==> flow/design.v <==
module mdc (clk, rst_n, start, A, B, out, done);
input clk, rst_n, start;
input [7:0] A, B;
output reg [7:0] out;
output reg done;
reg [1:0] state;
reg [7:0] A_aux, B_aux;
localparam IDLE = 2'b00;
localparam SUBTRACT = 2'b01;
localparam FINISHED = 2'b10;
always @(posedge clk or negedge rst_n) begin
    if (!rst_n) begin
        state <= IDLE;
        out <= 0;
        done <= 0;
    end else begin
        done <= 0;
        case (state)
            IDLE: begin
                state <= IDLE;
                if (start) begin
                    state <= SUBTRACT;
                    A_aux <= A;
                    B_aux <= B;
                end
            end
            SUBTRACT: begin
                state <= SUBTRACT;
                if (A_aux > B_aux)
                    A_aux <= A_aux - B_aux;
                else if (B_aux > A_aux)
                    B_aux <= B_aux - A_aux;
                else
                    state <= FINISHED;
            end
            FINISHED: begin
                state <= IDLE;
                done <= 1;
                out <= A_aux;
            end
            default: state <= IDLE;
        endcase
    end
end
endmodule
Reports on mdc
Tool output for the design above, in the order of the flow.
Lines are those of the file above, counted from 1.
Operators carry their Yosys type and port widths (W data, S select, Z words).
A cell with n/a has no value.

set-up
  design top = mdc
  clock input = clk
  library = sky130hd
  library corner = tt_025C_1v80

Word level
Yosys after proc, flatten, opt, wreduce and memory -nomap, before mapping. Memory bits, and registers merged into a memory's read port (data or address), are not among the register bits. Print and check cells are not counted. Equal cells are merged and count once.

operators by class
  equal/unequal tests = 6
  multiplexer cells = 12
  add/subtract/negate cells = 2
  reductions and logical operators = 4
  magnitude comparators = 2

operators with widths
  cell                  count
  $mux W8               5
  $pmux W8 S2           2
  $sub A8 B8 Y8         2
  $gt A8 B8 Y1          2
  $ne A2 B2 Y1 const B  4
  $reduce_and A5 Y1     1
  $reduce_and A4 Y1     1
  $pmux W2 S2           1
  $mux W2               2
  $eq A2 B1 Y1 const B  1
  $eq A2 B2 Y1 const B  1
  $logic_not A2 Y1      1
  $reduce_bool A2 Y1    1
  $mux W1               2

storage and ports
  output and inout bits = 9
  flip-flop bits (word level) = 27
  word-level cells = 31

Longest topological paths
Yosys ltp: most cells in a row. Word level: on the elaborated netlist, between registers, memories and ports. Mapped: between sequential cells and ports; inverters and the memories' decode and read muxes count.

depth
  depth after elaboration = 4
  ABC_AREA = 0
  gate-level depth with buffers = 7
  depth with buffers taken out = 7

Netlist
Yosys stat after the flow's synthesis: flattened, memories mapped to cells. It holds for the ABC_AREA given above (unset counts as 0); a run with the other value may have another netlist.

mapped netlist
  standard cells after synthesis = 205
  sequential area = 782.0 um^2
  flip-flop cells = 28
  mapped area = 1979.4 um^2

cell types
  cell                       count  total area (um^2)
  sky130_fd_sc_hd__edfxtp_1  16     480.461
  sky130_fd_sc_hd__dfrtp_1   11     275.264
  sky130_fd_sc_hd__ha_1      16     200.192
  sky130_fd_sc_hd__mux2_2    10     112.608
  sky130_fd_sc_hd__inv_1     22     82.579
  sky130_fd_sc_hd__nand2b_1  13     81.328
  sky130_fd_sc_hd__a211oi_1  9      67.565
  sky130_fd_sc_hd__o21ai_0   12     60.058
  sky130_fd_sc_hd__o31ai_1   8      60.058
  sky130_fd_sc_hd__nor2_1    15     56.304
  sky130_fd_sc_hd__nand2_1   12     45.043
  sky130_fd_sc_hd__a21oi_1   8      40.038
  sky130_fd_sc_hd__fa_1      2      40.038
  sky130_fd_sc_hd__o211ai_1  5      37.536
  sky130_fd_sc_hd__nand3b_1  4      30.029
  sky130_fd_sc_hd__dfstp_2   1      26.275
  sky130_fd_sc_hd__or3_1     4      25.024
  sky130_fd_sc_hd__o21a_1    3      22.522

Not listed: further types 20, cells in them 34.

Worst setup path after synthesis
OpenSTA on the mapped netlist: ideal clock, no wires. The path of least setup slack (recovery checks aside). Input and output delay are each 20% of the period. Register names are those of the netlist, which keeps one name where synthesis merged equal registers.

timing post-synthesis
  kind = reg2reg
  start = register A_aux[0]
  end = register B_aux[0]
  buffers on the path = 0
  period = 4.0 ns
  stages on the path = 7
  data required time = 3.613 ns
  slack = 1.406 ns
  path delay = 2.595 ns
  arrival = 2.208 ns
  period reached after synthesis = 2.594 ns

"path delay" = arrival - input delay + setup time.
"stages on the path": output pins that drive a net of the path, with the launching flip-flop's if there is one; two outputs of one cell count as two.
"period reached after synthesis" is the clock period less the worst setup slack; recovery checks do not enter. This is arithmetic on one report: input and output delays are still those of the set period (20% each).
The rows between start and end are the longest chain of elaborated cells between them; the timing report does not say that the signal goes this way. Where chains are equally long, one stands for them.
Each line given opens the expression or statement behind the cell; cells for indexed reads and writes are added by Yosys, which also makes memories of some case tables.
The path ends at the enable pin of a flip-flop; only ways to that pin are counted.

on the way, post-synthesis
  path through = sky130_fd_sc_hd__edfxtp_1 > sky130_fd_sc_hd__ha_1 > sky130_fd_sc_hd__fa_1 > sky130_fd_sc_hd__nand2b_1 > sky130_fd_sc_hd__a211oi_1 > sky130_fd_sc_hd__nor3_1 > sky130_fd_sc_hd__o31ai_1
  length of the longest elaborated chain = 3
  elaborated cells between the ends (all ways) = 5
  RTL lines with such cells = 2
  classes of those cells = compare (2); eq/ne (2); reduce/logical (1)

RTL lines, path post-synthesis
  item               line  text
  from (decl)        7     reg [7:0] A_aux, B_aux;
  from (assign)      23    A_aux <= A;
  from (assign)      30    A_aux <= A_aux - B_aux;
  $gt A8 B8 Y1       31    else if (B_aux > A_aux)
  $ne A2 B2 Y1       n/a
  $reduce_and A5 Y1  n/a
  to (assign)        24    B_aux <= B;
  to (assign)        32    B_aux <= B_aux - A_aux;
  to (decl)          7

Path in the finished layout
Path of least setup slack in the final report of job 1 (OpenROAD, finished layout, wires in). Where an end is a register, its clock arrival counts in the times.

timing after layout
  kind = in2reg
  start = input rst_n
  end = register A_aux[2]
  period = 5.03 ns
  stages on the path = 4
  slack = 2.23 ns
  arrival = 2.77 ns
  data required time = 5.00 ns
  buffers on the path = 2

The rows between start and end are the longest chain of elaborated cells between them; the timing report does not say that the signal goes this way. Where chains are equally long, one stands for them.

on the way, after layout
  path through = sky130_fd_sc_hd__clkdlybuf4s50_1 > sky130_fd_sc_hd__o211ai_1 > sky130_fd_sc_hd__a21oi_1 > sky130_fd_sc_hd__clkbuf_2
  length of the longest elaborated chain = 1
  elaborated cells between the ends (all ways) = 1
  RTL lines with such cells = 0
  classes of those cells = reduce/logical (1)

RTL lines, path after layout
  item               line  text
  from (decl)        2     input clk, rst_n, start;
  $reduce_and A4 Y1  n/a
  to (assign)        23    A_aux <= A;
  to (assign)        30    A_aux <= A_aux - B_aux;
  to (decl)          7     reg [7:0] A_aux, B_aux;

Subject: flow runs of mdc

Hi,

Flow measurements of mdc on sky130hd: 4 stored runs with different settings, listed in no order. Input and output delays are each 20% of the period that was set; the output load is 0.01 pF.
By "clock period reached" is meant the clock period of the run minus its worst setup slack. This is arithmetic on one report: input and output delays are still those of the set period (20% each).
"power consumption": no workload was simulated; the value follows from the tool's default switching activity.
A setting shown as - is not set for that run.
Results: - = not shown.

setting or result                      job 1                         job 2                         job 3                         job 4
CAP_MARGIN                             40                            40                            20                            30
CORE_UTILIZATION                       28                            49                            44                            50
CTS_BUF_LIST                           "sky130_fd_sc_hd__clkbuf_16"  "sky130_fd_sc_hd__clkbuf_16"  "sky130_fd_sc_hd__clkbuf_16"  "sky130_fd_sc_hd__clkbuf_16"
CTS_CLUSTER_SIZE                       72                            89                            -                             63
HOLD_SLACK_MARGIN                      0.25                          0.02                          -0.02                         -
MAX_ROUTING_LAYER                      met5                          -                             -                             -
PLACE_DENSITY                          0.53                          0.84                          -                             -
SETUP_SLACK_MARGIN                     0.4                           -0.13                         0.15                          -0.15
period_ns                              5.03                          1.58                          4.23                          4.75
CORE_MARGIN                            2                             2                             5                             2
SLEW_MARGIN                            20                            20                            20                            20
CELL_PAD_IN_SITES_GLOBAL_PLACEMENT     -                             2                             -                             -
CORE_ASPECT_RATIO                      -                             0.71                          -                             1.05
GPL_ROUTABILITY_DRIVEN                 -                             0                             -                             1
GPL_TIMING_DRIVEN                      -                             0                             0                             -
ABC_AREA                               -                             -                             1                             -
CTS_CLUSTER_DIAMETER                   -                             -                             101                           -
MIN_ROUTING_LAYER                      -                             -                             met1                          met2
PLACE_DENSITY_LB_ADDON                 -                             -                             0.15                          0.14
netlist area reported by Yosys (um^2)  1979.4                        -                             1888.1                        1979.4
clock period reached (ns)              2.803                         -                             2.930                         2.865
power consumption (uW)                 1442                          -                             1553                          1531
utilization                            0.356                         -                             0.569                         0.625
worst hold slack after layout (ns)     0.511                         -                             0.388                         0.507
total die area (um^2)                  7758.1                        -                             5701.0                        4477.9
lowest setup slack (ns)                2.227                         -                             1.300                         1.885

Job 2: not finished: placement ended with error GPL-0301

Regards
